==> flow/design.v <==
module Control(
    input  [5:0] opcode,
    output reg RegDst, Branch, MemRead, MemtoReg,
    output reg [1:0] ALUOp,
    output reg MemWrite, ALUSrc, RegWrite
);
    always @(*) begin
        case (opcode)
            6'b000000: begin  
                RegDst   = 1;
                ALUSrc   = 0;
                MemtoReg = 0;
                RegWrite = 1;
                MemRead  = 0;
                MemWrite = 0;
                Branch   = 0;
                ALUOp    = 2'b10;
            end
            6'b100011: begin  
                RegDst   = 0;
                ALUSrc   = 1;
                MemtoReg = 1;
                RegWrite = 1;
                MemRead  = 1;
                MemWrite = 0;
                Branch   = 0;
                ALUOp    = 2'b00;
            end
            6'b101011: begin  
                RegDst   = 0;
                ALUSrc   = 1;
                MemtoReg = 0;
                RegWrite = 0;
                MemRead  = 0;
                MemWrite = 1;
                Branch   = 0;
                ALUOp    = 2'b00;
            end
            6'b000100: begin  
                RegDst   = 0;
                ALUSrc   = 0;
                MemtoReg = 0;
                RegWrite = 0;
                MemRead  = 0;
                MemWrite = 0;
                Branch   = 1;
                ALUOp    = 2'b01;
            end
            default: begin
                RegDst   = 0;
                ALUSrc   = 0;
                MemtoReg = 0;
                RegWrite = 0;
                MemRead  = 0;
                MemWrite = 0;
                Branch   = 0;
                ALUOp    = 2'b00;
            end
        endcase
    end
endmodule
module ALUControl(
    input  [1:0] ALUOp,
    input  [5:0] funct,
    output reg [3:0] ALUControl
);
    always @(*) begin
        casex ({ALUOp, funct})
            8'b10_100000: ALUControl = 4'b0010;  
            8'b10_100010: ALUControl = 4'b0110;  
            8'b10_100100: ALUControl = 4'b0000;  
            8'b10_100101: ALUControl = 4'b0001;  
            8'b10_101010: ALUControl = 4'b0111;  
            8'b00_xxxxxx: ALUControl = 4'b0010;  
            8'b01_xxxxxx: ALUControl = 4'b0110;  
            default:      ALUControl = 4'b0000;
        endcase
    end
endmodule
module ALU(
    input  [31:0] A,
    input  [31:0] B,
    input  [3:0]  ALUControl,
    output reg [31:0] Result,
    output Zero
);
    assign Zero = (Result == 0);
    always @(*) begin
        case (ALUControl)
            4'b0010: Result = A + B;            
            4'b0110: Result = A - B;            
            4'b0000: Result = A & B;            
            4'b0001: Result = A | B;            
            4'b0111: Result = (A < B) ? 1 : 0;  
            default: Result = 0;
        endcase
    end
endmodule
`timescale 1ns / 1ps
module Get_Instruction(
    input  [31:0] instruction,
    output [5:0] opcode,
    output reg [4:0] rs,
    output reg [4:0] rt,
    output reg [4:0] rd,
    output reg [4:0] shamt,
    output reg [5:0] funct,
    output reg [15:0] immediate,
    output reg isRtype,
    output reg isItype
);
assign opcode = instruction[31:26];
always @(*) begin
    if (opcode == 6'b000000) begin 
        isRtype   = 1'b1;
        isItype   = 1'b0;
        rs        = instruction[25:21];
        rt        = instruction[20:16];
        rd        = instruction[15:11];
        shamt     = instruction[10:6];
        funct     = instruction[5:0];
        immediate = 16'b0;
    end else begin
        isRtype   = 1'b0;
        isItype   = 1'b1;
        rs        = instruction[25:21];
        rt        = instruction[20:16];
        immediate = instruction[15:0];
        rd        = 5'b0;
        shamt     = 5'b0;
        funct     = 6'b0;
    end
end
endmodule 
`timescale 1ns / 1ps
module getoperands(
    output [31:0] operand1,
    output [31:0] operand2,
    input  [4:0] rs,
    input  [4:0] rt,
    input  [4:0] rd,
    input  [31:0] write_data,
    input  RegDst,
    input  RegWrite,
    input  ALUSrc,           
    input  clk
);
    reg [31:0] registers [0:31];
    wire [4:0] write_reg = (RegDst == 1) ? rd : rt;
    assign operand1 = (rs == 5'd0) ? 32'd0 : registers[rs];
    assign operand2 = (ALUSrc == 1) ? 32'd0 : ((rt == 5'd0) ? 32'd0 : registers[rt]);
    always @(posedge clk) begin
        if (RegWrite && write_reg != 5'd0)
            registers[write_reg] <= write_data;
    end
endmodule
module branch_datapath (
    input  wire [31:0] PC,
    input  wire [31:0] reg1,
    input  wire [31:0] reg2,
    input  wire [15:0] imm,
    input  wire        Branch,
    output wire [31:0] nextPC,
    output wire        Zero,
    output wire        BranchTaken
);
    wire [31:0] PC_plus4;
    wire [31:0] imm_ext;
    wire [31:0] imm_shift;
    wire [31:0] branch_addr;
    wire [31:0] alu_result;
    assign PC_plus4   = PC + 32'd4;
    assign imm_ext    = {{16{imm[15]}}, imm};
    assign imm_shift  = imm_ext << 2;
    assign branch_addr = PC_plus4 + imm_shift;
    assign alu_result = reg1 - reg2;
    assign Zero       = (alu_result == 32'd0);
    assign BranchTaken = Branch & Zero;
    assign nextPC     = BranchTaken ? branch_addr : PC_plus4;
endmodule
module mips_core (
    input  wire        clk,
    input  wire        reset,
    output wire [31:0] imem_addr,
    input  wire [31:0] imem_data,
    output wire [31:0] dmem_addr,
    output wire [31:0] dmem_wdata,
    output wire        dmem_we,
    output wire        dmem_re,
    input  wire [31:0] dmem_rdata
);
    reg  [31:0] PC;
    wire [31:0] nextPC;
    wire [5:0]  opcode, funct;
    wire [4:0]  rs, rt, rd, shamt;
    wire [15:0] immediate;
    wire        isRtype, isItype;
    wire RegDst, Branch, MemRead, MemtoReg, MemWrite, ALUSrc, RegWrite;
    wire [1:0]  ALUOp;
    wire [3:0]  ALUCtl;
    wire [31:0] reg1, reg2, alu_b, alu_result, write_back;
    wire        alu_zero, br_zero, br_taken;
    always @(posedge clk or posedge reset) begin
        if (reset)
            PC <= 32'b0;
        else
            PC <= nextPC;
    end
    assign imem_addr = PC;
    Get_Instruction GI (
        .instruction(imem_data),
        .opcode(opcode),
        .rs(rs),
        .rt(rt),
        .rd(rd),
        .shamt(shamt),
        .funct(funct),
        .immediate(immediate),
        .isRtype(isRtype),
        .isItype(isItype)
    );
    Control CTRL (
        .opcode(opcode),
        .RegDst(RegDst),
        .Branch(Branch),
        .MemRead(MemRead),
        .MemtoReg(MemtoReg),
        .ALUOp(ALUOp),
        .MemWrite(MemWrite),
        .ALUSrc(ALUSrc),
        .RegWrite(RegWrite)
    );
    ALUControl ALUCTRL (
        .ALUOp(ALUOp),
        .funct(funct),
        .ALUControl(ALUCtl)
    );
    getoperands RF (
        .operand1(reg1),
        .operand2(reg2),
        .rs(rs),
        .rt(rt),
        .rd(rd),
        .write_data(write_back),
        .RegDst(RegDst),
        .RegWrite(RegWrite),
        .ALUSrc(1'b0),
        .clk(clk)
    );
    assign alu_b = ALUSrc ? {{16{immediate[15]}}, immediate} : reg2;
    ALU ALU0 (
        .A(reg1),
        .B(alu_b),
        .ALUControl(ALUCtl),
        .Result(alu_result),
        .Zero(alu_zero)
    );
    branch_datapath BD (
        .PC(PC),
        .reg1(reg1),
        .reg2(reg2),
        .imm(immediate),
        .Branch(Branch),
        .nextPC(nextPC),
        .Zero(br_zero),
        .BranchTaken(br_taken)
    );
    assign dmem_addr  = alu_result;
    assign dmem_wdata = reg2;
    assign dmem_we    = MemWrite;
    assign dmem_re    = MemRead;
    assign write_back = MemtoReg ? dmem_rdata : alu_result;
endmodule
# Tool chain data of mips_core
# The steps from the RTL of mips_core to its reports follow in flow order.
# Line numbers count from 1 in the design file above.
# Cell names lack the library's common part.
# A cell with n/a has no value.
# inputs
design	mips_core
clock_port	clk
library	sky130hd
corner	tt_025C_1v80

# After elaboration
# Source: Yosys, flattened and elaborated, memories not mapped. Widths are those after wreduce; folded enables and synchronous resets count as part of the registers. Registers that Yosys merges into a memory's read port (data or address) are not register bits. Print and check cells do not count. Equal cells are merged and count once.
# Memory sizes are those after Yosys's memory passes, which may raise the word count (mostly to a power of two), join words into wider ones and drop unused or constant bits.
# word_totals
reg_bits	32
ramBits	1024
n_memories	1
input_bits	66
wordCells	57
# memory_table
memory	size	word_bits	read_ports	write_ports	line_no	rtl
RF.registers	32	32	2	1	148	reg [31:0] registers [0:31];
# classes
cmp	1
equal	12
n_logic	3
n_mux	22
n_addsub	5
reduce_logical	12
# op_table
op	n
32-bit two-way mux	6
32-bit parallel mux with 5-bit select	1
32-bit adder	2
32-bit subtractor	2
32-bit by 3-bit adder with 32-bit output (second input constant)	1
32-bit < comparator	1
32-bit AND	1
32-bit OR	1
32-bit logical NOT	1
8-bit equality test (second input constant)	4
16-bit two-way mux	1
5-bit two-way mux	3
6-bit equality test (second input constant)	2
3-bit parallel mux with 4-bit select	1
5-bit logical NOT	2
2-bit OR reduction	4
1-bit two-way mux	8
3-bit equality test (second input constant)	2
6-bit by 3-bit equality test with 1-bit output (second input constant)	1
6-bit logical NOT	1
6-bit two-way mux	1
5-bit nonzero test	1
4-bit logical NOT	1
2-bit parallel mux with 2-bit select	1
3-bit by 1-bit equality test with 1-bit output (second input constant)	1
3-bit by 2-bit equality test with 1-bit output (second input constant)	1
2-bit by 1-bit equality test with 1-bit output (second input constant)	1
2-bit logical NOT	1
# Other operator kinds: 2; their cells: 2.

# Longest topological paths
# Yosys ltp: most cells in a row. Word level: on the elaborated netlist, between registers, memories and ports. Mapped: between sequential cells and ports; inverters and the memories' decode and read muxes count.
# logic_depth
word_depth	9
ABC_AREA	0
mapped_depth	29

# Mapped cells and area
# Source: synth_stat.txt of the flow (Yosys; design flattened, memories mapped). It holds for the ABC_AREA given above (unset counts as 0); a run with the other value may have another netlist.
# by_type
type	n	area_total_um2
edfxtp_1	1024	3.07E+04
mux4_2	614	1.38E+04
ha_1	159	1.99E+03
dfrtp_1	30	750.72
a21oi_1	147	735.706
nor2_1	188	705.677
clkbuf_1	168	630.605
inv_1	157	589.315
nand2_1	154	578.054
a21o_1	75	563.04
mux2_2	49	551.779
nand2b_1	81	506.736
xnor2_1	55	481.712
o21ai_0	92	460.442
mux2i_1	40	400.384
nand3_1	65	325.312
o21bai_1	29	217.709
buf_1	48	180.173
# Other cell types: 62; their cells: 417.
# synth_totals
synth_area_um2	57506.4
stdcells	3592
sequential_area_um2	31500.2
buf_cells	233
ff_cells	1054
# By module: a second synthesis without flattening, with its own total; a netlist apart from the flattened one above.
# unflattened
hier_cells	3997
hier_area_um2	60148.9
# Each row is one instance without its submodules.
# by_module
mod	instances	cells	area_um2
getoperands	1	2283	47403.0
ALU	1	821	5387.7
branch_datapath	1	704	4850.9
mips_core	1	107	1901.8
Get_Instruction	1	58	419.2
Control	1	13	100.1
ALUControl	1	11	86.3

# Path before layout
# Path of least setup slack by OpenSTA after synthesis, without wires, with an ideal clock, recovery checks aside; 20% of the period is set as input and as output delay. Where synthesis merged equal registers, the netlist keeps one of their names.
# synth_timing
path_type	in2out
start	in imem_data[16]
end	out dmem_addr[30]
path_stages	28
period_ps	10000
slack_ps	-474
delay_ps	6474
t_required_ps	8000
arrival_ps	8474
path_buffers	7
synth_period_reached_ps	10474
# "delay_ps" = arrival - input delay + setup time.
# A path that ends at an output port has no setup time.
# "path_stages": output pins that drive a net of the path, with the launching flip-flop's if there is one; two outputs of one cell count as two.
# "synth_period_reached_ps" is the clock period less the worst setup slack; recovery checks do not enter. This is arithmetic on one report: input and output delays are still those of the set period (20% each).
# Between the ends stands the longest chain of elaborated cells between them, by number of cells; it is not shown to be the way that was timed. Of several equally long chains one is given.
# A line is the first line of the expression or statement that the cell stems from. Yosys adds cells for indexed reads and writes and turns some case tables into memories.
# A memory read counts as a cell of the chain, while the word-level depth stops at memories.
# synth_between
cell_sequence	buf_6 -> buf_6 -> buf_6 -> buf_2 -> buf_2 -> buf_1 -> buf_1 -> mux4_2 -> mux4_2 -> mux2i_1 -> nor2_1 -> nand2_1 -> nand2_1 -> ha_1 -> fa_1 -> a21oi_1 -> o21bai_1 -> a21o_1 -> a21o_1 -> a21oi_1 -> o21ai_0 -> o221ai_1 -> o21ai_0 -> o21a_1 -> a221o_1 -> a21oi_1 -> mux2i_1 -> o21ai_0
elab_chain_len	5
# synth_lines
item	line_no	rtl
from (decl)	185	input  wire [31:0] imem_data,
memory read 32 x 32 bit	148	reg [31:0] registers [0:31];
32-bit two-way mux	151	assign operand2 = (ALUSrc == 1) ? 32'd0 : ((rt == 5'd0) ? 32'd0 : registers[rt]);
32-bit two-way mux	250	assign alu_b = ALUSrc ? {{16{immediate[15]}}, immediate} : reg2;
32-bit subtractor	91	4'b0110: Result = A - B;
32-bit parallel mux with 5-bit select	89	case (ALUControl)
to (decl)	186	output wire [31:0] dmem_addr,

# Worst path after layout
# Path of least setup slack in the final report of entry A (OpenROAD, finished layout, wires in). Where an end is a register, its clock arrival counts in the times.
# The path's times are printed in steps of 10 ps; the period is the one set.
# layout_timing
path_type	in2out
start	in imem_data[17]
end	out dmem_addr[31]
t_required_ps	8800
path_stages	21
path_buffers	6
slack_ps	660
period_ps	11000
arrival_ps	8140
# Between the ends stands the longest chain of elaborated cells between them, by number of cells; it is not shown to be the way that was timed. Of several equally long chains one is given.
# A memory read counts as a cell of the chain, while the word-level depth stops at memories.
# layout_between
cell_sequence	buf_4 -> clkbuf_16 -> clkdlybuf4s18_2 -> buf_2 -> mux4_2 -> mux4_2 -> nand2_1 -> a21oi_2 -> inv_1 -> o21ai_0 -> ha_1 -> clkbuf_1 -> inv_1 -> a21oi_1 -> nor2_1 -> a211oi_1 -> nor2_1 -> a311o_1 -> o21a_1 -> a31oi_4 -> buf_4
elab_chain_len	5
# layout_lines
item	line_no	rtl
from (decl)	185	input  wire [31:0] imem_data,
memory read 32 x 32 bit	148	reg [31:0] registers [0:31];
32-bit two-way mux	151	assign operand2 = (ALUSrc == 1) ? 32'd0 : ((rt == 5'd0) ? 32'd0 : registers[rt]);
32-bit two-way mux	250	assign alu_b = ALUSrc ? {{16{immediate[15]}}, immediate} : reg2;
32-bit subtractor	91	4'b0110: Result = A - B;
32-bit parallel mux with 5-bit select	89	case (ALUControl)
to (decl)	186	output wire [31:0] dmem_addr,

Wiki page: mips_core / flow data

Stored flow runs of mips_core (4 of them; Yosys, OpenROAD, sky130hd). They differ in their settings and are not a sequence. Constraints: input delay and output delay 20% of the set period each, output load 0.01 pF.
"fin_power_mw": no workload was simulated; the value follows from the tool's default switching activity.

Entry A, flow files:
==> flow/run.sh <==
#!/bin/bash
# the make line also repeats the synthesis and layout settings of config.mk as NAME=value (left out here)
make -C /OpenROAD-flow-scripts/flow DESIGN_CONFIG=/design/flow/config.mk WORK_HOME=/design/flow/orfs CLKGATE_MAP_FILE= finish
==> flow/config.mk <==
export PLATFORM = sky130hd
export DESIGN_NAME = mips_core
export DESIGN_NICKNAME = mips_core
export VERILOG_FILES = /design/flow/design.v
export SDC_FILE = /design/flow/constraint.sdc
export NUM_CORES = 4
export LEC_CHECK = 0
export CAP_MARGIN = 20
export CORE_MARGIN = 6
export CORE_UTILIZATION = 45
export GPL_ROUTABILITY_DRIVEN = 0
export GPL_TIMING_DRIVEN = 0
export MIN_ROUTING_LAYER = met2
export PLACE_DENSITY_LB_ADDON = 0.05
export SETUP_SLACK_MARGIN = 1.92
export SLEW_MARGIN = 20
export TNS_END_PERCENT = 90
==> flow/constraint.sdc <==
create_clock -name core_clock -period 11.0 [get_ports {clk}]
set_input_delay 2.2000 -clock core_clock [delete_from_list [all_inputs] [get_ports {clk}]]
set_output_delay 2.2000 -clock core_clock [all_outputs]
set_load 0.01 [all_outputs]

==> results of entry A, as CSV <==
result,value
setup_worst_slack_ps,663
design.die.area_um2,136515.0
finalUtil_pct,57.1
post_synth_area_um2,57506.4
fin_power_mw,12.263

Entry B, flow files:
==> flow/run.sh <==
#!/bin/bash
# the make line also repeats the synthesis and layout settings of config.mk as NAME=value (left out here)
make -C /OpenROAD-flow-scripts/flow DESIGN_CONFIG=/design/flow/config.mk WORK_HOME=/design/flow/orfs CLKGATE_MAP_FILE= finish
==> flow/config.mk <==
export PLATFORM = sky130hd
export DESIGN_NAME = mips_core
export DESIGN_NICKNAME = mips_core
export VERILOG_FILES = /design/flow/design.v
export SDC_FILE = /design/flow/constraint.sdc
export NUM_CORES = 4
export LEC_CHECK = 0
export ABC_AREA = 1
export CAP_MARGIN = 20
export CELL_PAD_IN_SITES_DETAIL_PLACEMENT = 1
export CORE_MARGIN = 2
export CORE_UTILIZATION = 45
export CTS_CLUSTER_DIAMETER = 120
export GPL_TIMING_DRIVEN = 1
export MAX_ROUTING_LAYER = met4
export MIN_ROUTING_LAYER = met1
export PLACE_DENSITY = 0.44
export SLEW_MARGIN = 40
==> flow/constraint.sdc <==
create_clock -name core_clock -period 15.2 [get_ports {clk}]
set_input_delay 3.0400 -clock core_clock [delete_from_list [all_inputs] [get_ports {clk}]]
set_output_delay 3.0400 -clock core_clock [all_outputs]
set_load 0.01 [all_outputs]

==> results of entry B, as CSV <==
result,value
finalUtil_pct,51.1
fin_power_mw,8.655
post_synth_area_um2,60533.1
design.die.area_um2,137467.0
setup_worst_slack_ps,1891

Entry C, flow files:
==> flow/run.sh <==
#!/bin/bash
# the make line also repeats the synthesis and layout settings of config.mk as NAME=value (left out here)
make -C /OpenROAD-flow-scripts/flow DESIGN_CONFIG=/design/flow/config.mk WORK_HOME=/design/flow/orfs CLKGATE_MAP_FILE= finish
==> flow/config.mk <==
export PLATFORM = sky130hd
export DESIGN_NAME = mips_core
export DESIGN_NICKNAME = mips_core
export VERILOG_FILES = /design/flow/design.v
export SDC_FILE = /design/flow/constraint.sdc
export NUM_CORES = 4
export LEC_CHECK = 0
export ABC_AREA = 0
export CAP_MARGIN = 15
export CELL_PAD_IN_SITES_DETAIL_PLACEMENT = 2
export CORE_ASPECT_RATIO = 1.68
export CORE_MARGIN = 10
export CORE_UTILIZATION = 46
export CTS_CLUSTER_DIAMETER = 131
export GPL_TIMING_DRIVEN = 0
export HOLD_SLACK_MARGIN = 0.18
export MAX_ROUTING_LAYER = met4
export MIN_ROUTING_LAYER = met2
export PLACE_DENSITY_LB_ADDON = 0.21
export SLEW_MARGIN = 10
export TNS_END_PERCENT = 15
==> flow/constraint.sdc <==
create_clock -name core_clock -period 10.0 [get_ports {clk}]
set_input_delay 2.0000 -clock core_clock [delete_from_list [all_inputs] [get_ports {clk}]]
set_output_delay 2.0000 -clock core_clock [all_outputs]
set_load 0.01 [all_outputs]

Entry C: stopped before the end: routing reported GRT-0232

Entry D, flow files:
==> flow/run.sh <==
#!/bin/bash
# the make line also repeats the synthesis and layout settings of config.mk as NAME=value (left out here)
make -C /OpenROAD-flow-scripts/flow DESIGN_CONFIG=/design/flow/config.mk WORK_HOME=/design/flow/orfs CLKGATE_MAP_FILE= finish
==> flow/config.mk <==
export PLATFORM = sky130hd
export DESIGN_NAME = mips_core
export DESIGN_NICKNAME = mips_core
export VERILOG_FILES = /design/flow/design.v
export SDC_FILE = /design/flow/constraint.sdc
export NUM_CORES = 4
export LEC_CHECK = 0
export ABC_AREA = 1
export CAP_MARGIN = 20
export CELL_PAD_IN_SITES_DETAIL_PLACEMENT = 1
export CELL_PAD_IN_SITES_GLOBAL_PLACEMENT = 1
export CORE_ASPECT_RATIO = 1.46
export CORE_MARGIN = 5
export CORE_UTILIZATION = 55
export CTS_CLUSTER_DIAMETER = 120
export CTS_CLUSTER_SIZE = 78
export GPL_TIMING_DRIVEN = 1
export MAX_ROUTING_LAYER = met5
export MIN_ROUTING_LAYER = met1
export PLACE_DENSITY = 0.44
export SLEW_MARGIN = 20
export TNS_END_PERCENT = 25
==> flow/constraint.sdc <==
create_clock -name core_clock -period 15.2 [get_ports {clk}]
set_input_delay 3.0400 -clock core_clock [delete_from_list [all_inputs] [get_ports {clk}]]
set_output_delay 3.0400 -clock core_clock [all_outputs]
set_load 0.01 [all_outputs]

==> results of entry D, as CSV <==
result,value
finalUtil_pct,59.0
setup_worst_slack_ps,2114
design.die.area_um2,116914.0
post_synth_area_um2,60533.1
fin_power_mw,6.988
